==> flow/design.v <==
`timescale 1ns / 1ps
module sparse_detector #(
    parameter WORD_SIZE = 64
)(
    input  wire [WORD_SIZE-1:0] data_in,
    output wire                 is_zero,     
    output wire                 is_sparse    
);
    assign is_zero = (data_in == {WORD_SIZE{1'b0}});
    function integer count_ones;
        input [WORD_SIZE-1:0] v;
        integer i, cnt;
        begin
            cnt = 0;
            for (i = 0; i < WORD_SIZE; i = i + 1)
                cnt = cnt + v[i];
            count_ones = cnt;
        end
    endfunction
    wire [6:0] ones_count = count_ones(data_in);
    assign is_sparse = (ones_count < (WORD_SIZE / 10));
endmodule
`timescale 1ns / 1ps
module adaptive_pe #(
    parameter integer MAX_WIDTH = 64,
    parameter integer MAX_ACC_WIDTH = 20   
)(
    input  wire                         clk,
    input  wire                         reset,
    input  wire                         ce,
    input  wire                         accumulate,
    input  wire                         test_mode,
    input  wire [2:0]                   precision_mode,
    input  wire [MAX_WIDTH-1:0]         weight_in,
    input  wire [MAX_WIDTH-1:0]         activation_in,
    input  wire [MAX_WIDTH-1:0]         mask_in,
    output reg  [MAX_ACC_WIDTH-1:0]     accumulated_sum,
    output wire                         clock_gated,
    output wire                         computation_skipped,
    output wire [2:0]                   active_precision   
);
    reg [6:0] active_bits;       
    reg [5:0] parallel_ops;      
    reg [8:0] max_value;         
    always @(*) begin
        case (precision_mode)
            3'b000: begin   
                active_bits = 7'd64;
                parallel_ops = 6'd64;
                max_value = 9'd1;
            end
            3'b001: begin   
                active_bits = 7'd64;
                parallel_ops = 6'd32;
                max_value = 9'd3;
            end
            3'b010: begin   
                active_bits = 7'd64;
                parallel_ops = 6'd16;
                max_value = 9'd15;
            end
            3'b011: begin   
                active_bits = 7'd64;
                parallel_ops = 6'd8;
                max_value = 9'd255;
            end
            default: begin   
                active_bits = 7'd64;
                parallel_ops = 6'd64;
                max_value = 9'd1;
            end
        endcase
    end
    assign active_precision = precision_mode;
    wire weight_is_zero, activation_is_zero;
    wire weight_is_sparse, activation_is_sparse;
    sparse_detector #(
        .WORD_SIZE(MAX_WIDTH)
    ) weight_detector (
        .data_in(weight_in),
        .is_zero(weight_is_zero),
        .is_sparse(weight_is_sparse)
    );
    sparse_detector #(
        .WORD_SIZE(MAX_WIDTH)
    ) activation_detector (
        .data_in(activation_in),
        .is_zero(activation_is_zero),
        .is_sparse(activation_is_sparse)
    );
    wire skip_compute = weight_is_zero || activation_is_zero;
    assign computation_skipped = skip_compute && ce;
    wire pe_enable = ce && !skip_compute;
    wire acc_enable = pe_enable || test_mode;
    assign clock_gated = !pe_enable;
    reg [MAX_ACC_WIDTH-1:0] compute_result;
    always @(*) begin
        case (precision_mode)
            3'b000: compute_result = compute_1bit();
            3'b001: compute_result = compute_2bit();
            3'b010: compute_result = compute_4bit();
            3'b011: compute_result = compute_8bit();
            default: compute_result = {MAX_ACC_WIDTH{1'b0}};
        endcase
    end
    function [MAX_ACC_WIDTH-1:0] compute_1bit;
        reg [MAX_WIDTH-1:0] xnor_result;
        integer i, count;
        begin
            xnor_result = ~(weight_in ^ activation_in) & mask_in;
            count = 0;
            for (i = 0; i < MAX_WIDTH; i = i + 1) begin
                count = count + xnor_result[i];
            end
            compute_1bit = count[MAX_ACC_WIDTH-1:0];
        end
    endfunction
    function [MAX_ACC_WIDTH-1:0] compute_2bit;
        integer i;
        reg [1:0] w, a;
        reg [3:0] product;
        integer sum;
        begin
            sum = 0;
            for (i = 0; i < 32; i = i + 1) begin
                w = weight_in[i*2 +: 2];
                a = activation_in[i*2 +: 2];
                product = w * a;   
                sum = sum + product;
            end
            compute_2bit = sum[MAX_ACC_WIDTH-1:0];
        end
    endfunction
    function [MAX_ACC_WIDTH-1:0] compute_4bit;
        integer i;
        reg [3:0] w, a;
        reg [7:0] product;
        integer sum;
        begin
            sum = 0;
            for (i = 0; i < 16; i = i + 1) begin
                w = weight_in[i*4 +: 4];
                a = activation_in[i*4 +: 4];
                product = w * a;   
                sum = sum + product;
            end
            compute_4bit = sum[MAX_ACC_WIDTH-1:0];
        end
    endfunction
    function [MAX_ACC_WIDTH-1:0] compute_8bit;
        integer i;
        reg [7:0] w, a;
        reg [15:0] product;
        integer sum;
        begin
            sum = 0;
            for (i = 0; i < 8; i = i + 1) begin
                w = weight_in[i*8 +: 8];
                a = activation_in[i*8 +: 8];
                product = w * a;   
                sum = sum + product;
            end
            compute_8bit = sum[MAX_ACC_WIDTH-1:0];
        end
    endfunction
    always @(posedge clk or posedge reset) begin
        if (reset) begin
            accumulated_sum <= {MAX_ACC_WIDTH{1'b0}};
        end else if (acc_enable) begin
            if (!accumulate) begin
                accumulated_sum <= {MAX_ACC_WIDTH{1'b0}};
            end else begin
                accumulated_sum <= accumulated_sum + compute_result;
            end
        end
    end
endmodule
---- From RTL to reports: adaptive_pe ----
Tool output for the design above, in the order of the flow.
Line numbers count from 1 in the design file above.
Library cell names are shortened.
Not given: n/a
inputs
  top ..................................... adaptive_pe
  clock ................................... clk
  library ................................. sky130hd
  timing corner ........................... tt_025C_1v80

---- Word level ----
Source: Yosys, flattened and elaborated, memories not mapped. Widths are those after wreduce; folded enables and synchronous resets count as part of the registers. Registers that Yosys merges into a memory's read port (data or address) are not register bits. Print and check cells do not count. Equal cells are merged and count once.
word-level totals
  output and inout port bits .............. 25
  cells after elaboration ................. 191
  register bits ........................... 20
  input bits .............................. 200
cells by class
  reductions and logical operators ........ 9
  muxes and demuxes ....................... 2
  equal/unequal tests ..................... 3
  $mul .................................... 56
  add/sub/neg operators ................... 117
  bitwise gates (word level) .............. 3
operators with widths
  operator                                      number
  8-bit by 8-bit multiplier with 16-bit output  8
  20-bit by 1-bit adder with 20-bit output      44
  4-bit by 4-bit multiplier with 8-bit output   16
  20-bit by 4-bit adder with 20-bit output      15
  2-bit by 2-bit multiplier with 4-bit output   32
  64-bit zero test                              2
  20-bit case mux with 4-bit select             1
  64-bit AND                                    1
  64-bit XOR                                    1
  64-bit NOT                                    1
  20-bit by 16-bit adder with 20-bit output     3
  20-bit by 8-bit adder with 20-bit output      3
  19-bit by 1-bit adder with 20-bit output      1
  19-bit by 16-bit adder with 20-bit output     1
  19-bit by 4-bit adder with 20-bit output      1
  19-bit by 8-bit adder with 20-bit output      1
  20-bit adder                                  1
  20-bit 2-to-1 mux                             1
  18-bit by 1-bit adder with 19-bit output      1
  18-bit by 16-bit adder with 19-bit output     1
  18-bit by 4-bit adder with 19-bit output      1
  18-bit by 8-bit adder with 19-bit output      1
  17-bit by 1-bit adder with 18-bit output      1
  17-bit by 16-bit adder with 18-bit output     1
  17-bit by 4-bit adder with 18-bit output      1
  17-bit by 8-bit adder with 18-bit output      1
  16-bit by 1-bit adder with 17-bit output      1
  16-bit by 16-bit adder with 17-bit output     1
Other operator kinds: 43; their cells: 47.

---- Longest topological paths ----
Depth = most cells in a row (Yosys ltp): at word level without a register or memory, in the mapped netlist without a sequential cell, where the memories' decode and read muxes count.
depth
  depth in word-level cells ............... 69
  ABC_AREA ................................ 0
  gate-level depth with buffers ........... 40
  gate-level depth less buffers ........... 40

---- After synthesis ----
Source: synth_stat.txt of the flow (Yosys; design flattened, memories mapped). It holds for the ABC_AREA given above (unset counts as 0); a run with the other value may have another netlist.
synthesis totals
  buffer cells ............................ 16
  standard cells after synthesis .......... 3,489
  sequential part of the area ............. 0.0005005 mm^2
  flip-flop cells ......................... 20
  synthesis area .......................... 0.0342679 mm^2
cell types
  cell type  number  total area (um^2)
  fa_1       869     1.74E+04
  ha_1       546     6.83E+03
  inv_1      1,154   4.33E+03
  and2_1     283     1.77E+03
  nand2_1    221     829.546
  dfrtp_1    20      500.48
  nand2b_1   43      269.008
  xnor2_1    30      262.752
  a21o_1     28      210.202
  nor4_1     33      206.448
  nor2b_1    32      200.192
  a21oi_1    35      175.168
  xor2_1     19      166.41
  nor2_1     29      108.854
  nand3_1    19      95.091
  o21ai_0    15      75.072
  nand4_1    10      62.56
  a22oi_1    8       60.058
Not listed: further types 40, cells in them 95.
By module: a second synthesis without flattening, with its own total; a netlist apart from the flattened one above.
second synthesis, totals
  cell total of the unflattened synthesis .. 3,825
  area total of the unflattened synthesis .. 0.0376761 mm^2
Each row is one instance without its submodules.
modules
  module                           sequential area (mm^2)  area (mm^2)  cells  instances
  adaptive_pe                      0.0005005               0.0340051    3,441  1
  sparse_detector #(WORD_SIZE=64)  0                       0.0018355    192    2

---- Path before layout ----
Path of least setup slack by OpenSTA after synthesis, without wires, with an ideal clock, recovery checks aside; 20% of the period is set as input and as output delay. Where synthesis merged equal registers, the netlist keeps one of their names.
timing after synthesis
  path type ............................... input to register
  start ................................... input weight_in[61]
  end ..................................... register accumulated_sum[19]
  driving pins on the path ................ 36
  slack ................................... 1,592 ps
  external input delay .................... 2,600 ps
  required time ........................... 12,873 ps
  arrival time ............................ 11,281 ps
  delay of the path ....................... 8,808 ps
  period .................................. 13,000 ps
  library setup time ...................... 127 ps
  launch time at the first pin ............ 2,600 ps
  path buffers ............................ 0
  synthesis period reached ................ 11,408 ps
"delay of the path" is the arrival time less input delay plus setup time.
"driving pins on the path": output pins that drive a net of the path, with the launching flip-flop's if there is one; two outputs of one cell count as two.
"synthesis period reached" = period - worst setup slack (recovery checks aside). The figure is calculated, with input and output delays left at 20% of the set period.
Between the ends stands the longest chain of elaborated cells between them, by number of cells; it is not shown to be the way that was timed. Of several equally long chains one is given.
A line is the first line of the expression or statement that the cell stems from. Yosys adds cells for indexed reads and writes and turns some case tables into memories.
At most two assigning lines are given for a register; there are more.
between the ends, after synthesis
  path through ............................ ha_1 -> inv_1 -> fa_1 -> fa_1 -> inv_1 -> fa_1 -> fa_1 -> inv_1 -> fa_1 -> fa_1 -> inv_1 -> fa_1 -> inv_1 -> fa_1 -> fa_1 -> fa_1 -> inv_1 -> ha_1 -> a21o_1 -> a21o_1 -> a21oi_1 -> nor2_1 -> a211oi_1 -> o21ai_1 -> a211oi_1 -> o22ai_1 -> ha_1 -> nand3_1 -> nor2_1 -> nor3b_1 -> o21ai_0 -> nor3_1 -> o41ai_2 -> xnor2_1 -> a21oi_1 -> o22ai_1
  length of the longest elaborated chain .. 9
  elaborated cells on any way between the ends .. 21
  source lines of those cells ............. 15
  classes of those cells .................. add/sub: 8; mul: 3; mux: 2; logic: 3; reduce/logical: 5
RTL lines, path after synthesis
  element                                                line  source
  start: declaration                                     34    input  wire [MAX_WIDTH-1:0]         weight_in,
  64-bit XOR                                             110   xnor_result = ~(weight_in ^ activation_in) & mask_in;
  64-bit NOT                                             110
  64-bit AND                                             110
  20-bit by 1-bit adder with 20-bit output (3 in a row)  113   count = count + xnor_result[i];
  20-bit case mux with 4-bit select                      98    case (precision_mode)
  20-bit adder                                           173   accumulated_sum <= accumulated_sum + compute_result;
  20-bit 2-to-1 mux                                      170   if (!accumulate) begin
  end: assignment                                        171   accumulated_sum <= {MAX_ACC_WIDTH{1'b0}};
  end: assignment                                        173
  end: declaration                                       37    output reg  [MAX_ACC_WIDTH-1:0]     accumulated_sum,

---- Worst path after layout ----
Path of least setup slack in the final report of flow run 1 (OpenROAD, finished layout, wires in). Where an end is a register, its clock arrival counts in the times.
The report prints the path's times to 10 ps; the period is as set.
timing post-layout
  path type ............................... input to register
  start ................................... input activation_in[52]
  end ..................................... register accumulated_sum[17]
  driving pins on the path ................ 32
  external input delay .................... 2,600 ps
  required time ........................... 13,190 ps
  slack ................................... 730 ps
  path buffers ............................ 2
  library setup time ...................... 60 ps
  launch time at the first pin ............ 2,600 ps
  arrival time ............................ 12,470 ps
  period .................................. 13,000 ps
Between the ends stands the longest chain of elaborated cells between them, by number of cells; it is not shown to be the way that was timed. Of several equally long chains one is given.
At most two assigning lines are given for a register; there are more.
between the ends, post-layout
  path through ............................ clkdlybuf4s50_1 -> buf_4 -> nand2_1 -> fa_1 -> fa_1 -> inv_1 -> fa_1 -> inv_1 -> fa_1 -> fa_1 -> fa_1 -> inv_1 -> fa_1 -> fa_1 -> fa_1 -> ha_1 -> ha_1 -> a21o_1 -> a41oi_2 -> o21ai_0 -> xnor2_1 -> o22ai_1 -> ha_1 -> a21o_1 -> nand2_1 -> nor3b_2 -> o21ai_2 -> or3_1 -> a21oi_2 -> xnor2_1 -> nand3_1 -> nand2_1
  length of the longest elaborated chain .. 18
  elaborated cells on any way between the ends .. 37
  source lines of those cells ............. 15
  classes of those cells .................. add/sub: 24; mul: 3; mux: 2; logic: 3; reduce/logical: 5
RTL lines, path post-layout
  element                                                 line  source
  start: declaration                                      35    input  wire [MAX_WIDTH-1:0]         activation_in,
  64-bit XOR                                              110   xnor_result = ~(weight_in ^ activation_in) & mask_in;
  64-bit NOT                                              110
  64-bit AND                                              110
  20-bit by 1-bit adder with 20-bit output (12 in a row)  113   count = count + xnor_result[i];
  20-bit case mux with 4-bit select                       98    case (precision_mode)
  20-bit adder                                            173   accumulated_sum <= accumulated_sum + compute_result;
  20-bit 2-to-1 mux                                       170   if (!accumulate) begin
  end: assignment                                         171   accumulated_sum <= {MAX_ACC_WIDTH{1'b0}};
  end: assignment                                         173
  end: declaration                                        37    output reg  [MAX_ACC_WIDTH-1:0]     accumulated_sum,

Ticket comment

Below are 4 stored runs of the flow (Yosys, OpenROAD; platform sky130hd) on adaptive_pe, each with its settings and what was measured, unordered. Constraints: input delay and output delay 20% of the set period each, output load 0.01 pF.

======== flow run 1 ========
==> flow/run.sh <==
#!/bin/bash
# the make line also repeats the synthesis and layout settings of config.mk as NAME=value (left out here)
make -C /OpenROAD-flow-scripts/flow DESIGN_CONFIG=/design/flow/config.mk WORK_HOME=/design/flow/orfs CLKGATE_MAP_FILE= finish
==> flow/config.mk <==
export PLATFORM = sky130hd
export DESIGN_NAME = adaptive_pe
export DESIGN_NICKNAME = adaptive_pe
export VERILOG_FILES = /design/flow/design.v
export SDC_FILE = /design/flow/constraint.sdc
export NUM_CORES = 4
export LEC_CHECK = 0
export ABC_AREA = 0
export CAP_MARGIN = 20
export CELL_PAD_IN_SITES_DETAIL_PLACEMENT = 1
export CELL_PAD_IN_SITES_GLOBAL_PLACEMENT = 3
export CORE_MARGIN = 8
export CORE_UTILIZATION = 40
export CTS_CLUSTER_DIAMETER = 68
export GPL_ROUTABILITY_DRIVEN = 0
export MAX_ROUTING_LAYER = met4
export MIN_ROUTING_LAYER = met1
export SETUP_SLACK_MARGIN = 2.25
export SLEW_MARGIN = 20
export TNS_END_PERCENT = 5
==> flow/constraint.sdc <==
create_clock -name core_clock -period 13.0 [get_ports {clk}]
set_input_delay 2.6000 -clock core_clock [delete_from_list [all_inputs] [get_ports {clk}]]
set_output_delay 2.6000 -clock core_clock [all_outputs]
set_load 0.01 [all_outputs]

-------- measured, flow run 1 --------
  lowest setup slack ...................... 727 ps
  utilization after layout ................ 46.3%
  setup total negative slack .............. 0 ps
  area of the synthesized netlist ......... 0.0342679 mm^2
  die footprint ........................... 0.0952926 mm^2
  lowest hold slack ....................... 508 ps

======== flow run 2 ========
==> flow/run.sh <==
#!/bin/bash
# the make line also repeats the synthesis and layout settings of config.mk as NAME=value (left out here)
make -C /OpenROAD-flow-scripts/flow DESIGN_CONFIG=/design/flow/config.mk WORK_HOME=/design/flow/orfs CLKGATE_MAP_FILE= finish
==> flow/config.mk <==
export PLATFORM = sky130hd
export DESIGN_NAME = adaptive_pe
export DESIGN_NICKNAME = adaptive_pe
export VERILOG_FILES = /design/flow/design.v
export SDC_FILE = /design/flow/constraint.sdc
export NUM_CORES = 4
export LEC_CHECK = 0
export ABC_AREA = 0
export CAP_MARGIN = 20
export CORE_MARGIN = 8
export CORE_UTILIZATION = 40
export CTS_CLUSTER_DIAMETER = 68
export GPL_ROUTABILITY_DRIVEN = 0
export MAX_ROUTING_LAYER = met5
export MIN_ROUTING_LAYER = met1
export SETUP_SLACK_MARGIN = 2.25
export SLEW_MARGIN = 20
export TNS_END_PERCENT = 5
==> flow/constraint.sdc <==
create_clock -name core_clock -period 13.0 [get_ports {clk}]
set_input_delay 2.6000 -clock core_clock [delete_from_list [all_inputs] [get_ports {clk}]]
set_output_delay 2.6000 -clock core_clock [all_outputs]
set_load 0.01 [all_outputs]

-------- measured, flow run 2 --------
  lowest setup slack ...................... 860 ps
  utilization after layout ................ 46.0%
  setup total negative slack .............. 0 ps
  area of the synthesized netlist ......... 0.0342679 mm^2
  die footprint ........................... 0.0952926 mm^2
  lowest hold slack ....................... 516 ps

======== flow run 3 ========
==> flow/run.sh <==
#!/bin/bash
# the make line also repeats the synthesis and layout settings of config.mk as NAME=value (left out here)
make -C /OpenROAD-flow-scripts/flow DESIGN_CONFIG=/design/flow/config.mk WORK_HOME=/design/flow/orfs CLKGATE_MAP_FILE= finish
==> flow/config.mk <==
export PLATFORM = sky130hd
export DESIGN_NAME = adaptive_pe
export DESIGN_NICKNAME = adaptive_pe
export VERILOG_FILES = /design/flow/design.v
export SDC_FILE = /design/flow/constraint.sdc
export NUM_CORES = 4
export LEC_CHECK = 0
export CAP_MARGIN = 20
export CORE_MARGIN = 2
export CORE_UTILIZATION = 40
export SLEW_MARGIN = 20
==> flow/constraint.sdc <==
create_clock -name core_clock -period 10.5 [get_ports {clk}]
set_input_delay 2.1000 -clock core_clock [delete_from_list [all_inputs] [get_ports {clk}]]
set_output_delay 2.1000 -clock core_clock [all_outputs]
set_load 0.01 [all_outputs]

-------- measured, flow run 3 --------
  lowest setup slack ...................... -709 ps
  utilization after layout ................ 52.5%
  setup total negative slack .............. -5,284 ps
  area of the synthesized netlist ......... 0.0342679 mm^2
  die footprint ........................... 0.0880279 mm^2
  lowest hold slack ....................... 511 ps

======== flow run 4 ========
==> flow/run.sh <==
#!/bin/bash
# the make line also repeats the synthesis and layout settings of config.mk as NAME=value (left out here)
make -C /OpenROAD-flow-scripts/flow DESIGN_CONFIG=/design/flow/config.mk WORK_HOME=/design/flow/orfs CLKGATE_MAP_FILE= finish
==> flow/config.mk <==
export PLATFORM = sky130hd
export DESIGN_NAME = adaptive_pe
export DESIGN_NICKNAME = adaptive_pe
export VERILOG_FILES = /design/flow/design.v
export SDC_FILE = /design/flow/constraint.sdc
export NUM_CORES = 4
export LEC_CHECK = 0
export CAP_MARGIN = 20
export CORE_MARGIN = 2
export CORE_UTILIZATION = 40
export SETUP_SLACK_MARGIN = -1.09
export SLEW_MARGIN = 20
==> flow/constraint.sdc <==
create_clock -name core_clock -period 12.8 [get_ports {clk}]
set_input_delay 2.5600 -clock core_clock [delete_from_list [all_inputs] [get_ports {clk}]]
set_output_delay 2.5600 -clock core_clock [all_outputs]
set_load 0.01 [all_outputs]

-------- measured, flow run 4 --------
  lowest setup slack ...................... 8 ps
  utilization after layout ................ 46.5%
  setup total negative slack .............. 0 ps
  area of the synthesized netlist ......... 0.0342679 mm^2
  die footprint ........................... 0.0880279 mm^2
  lowest hold slack ....................... 510 ps
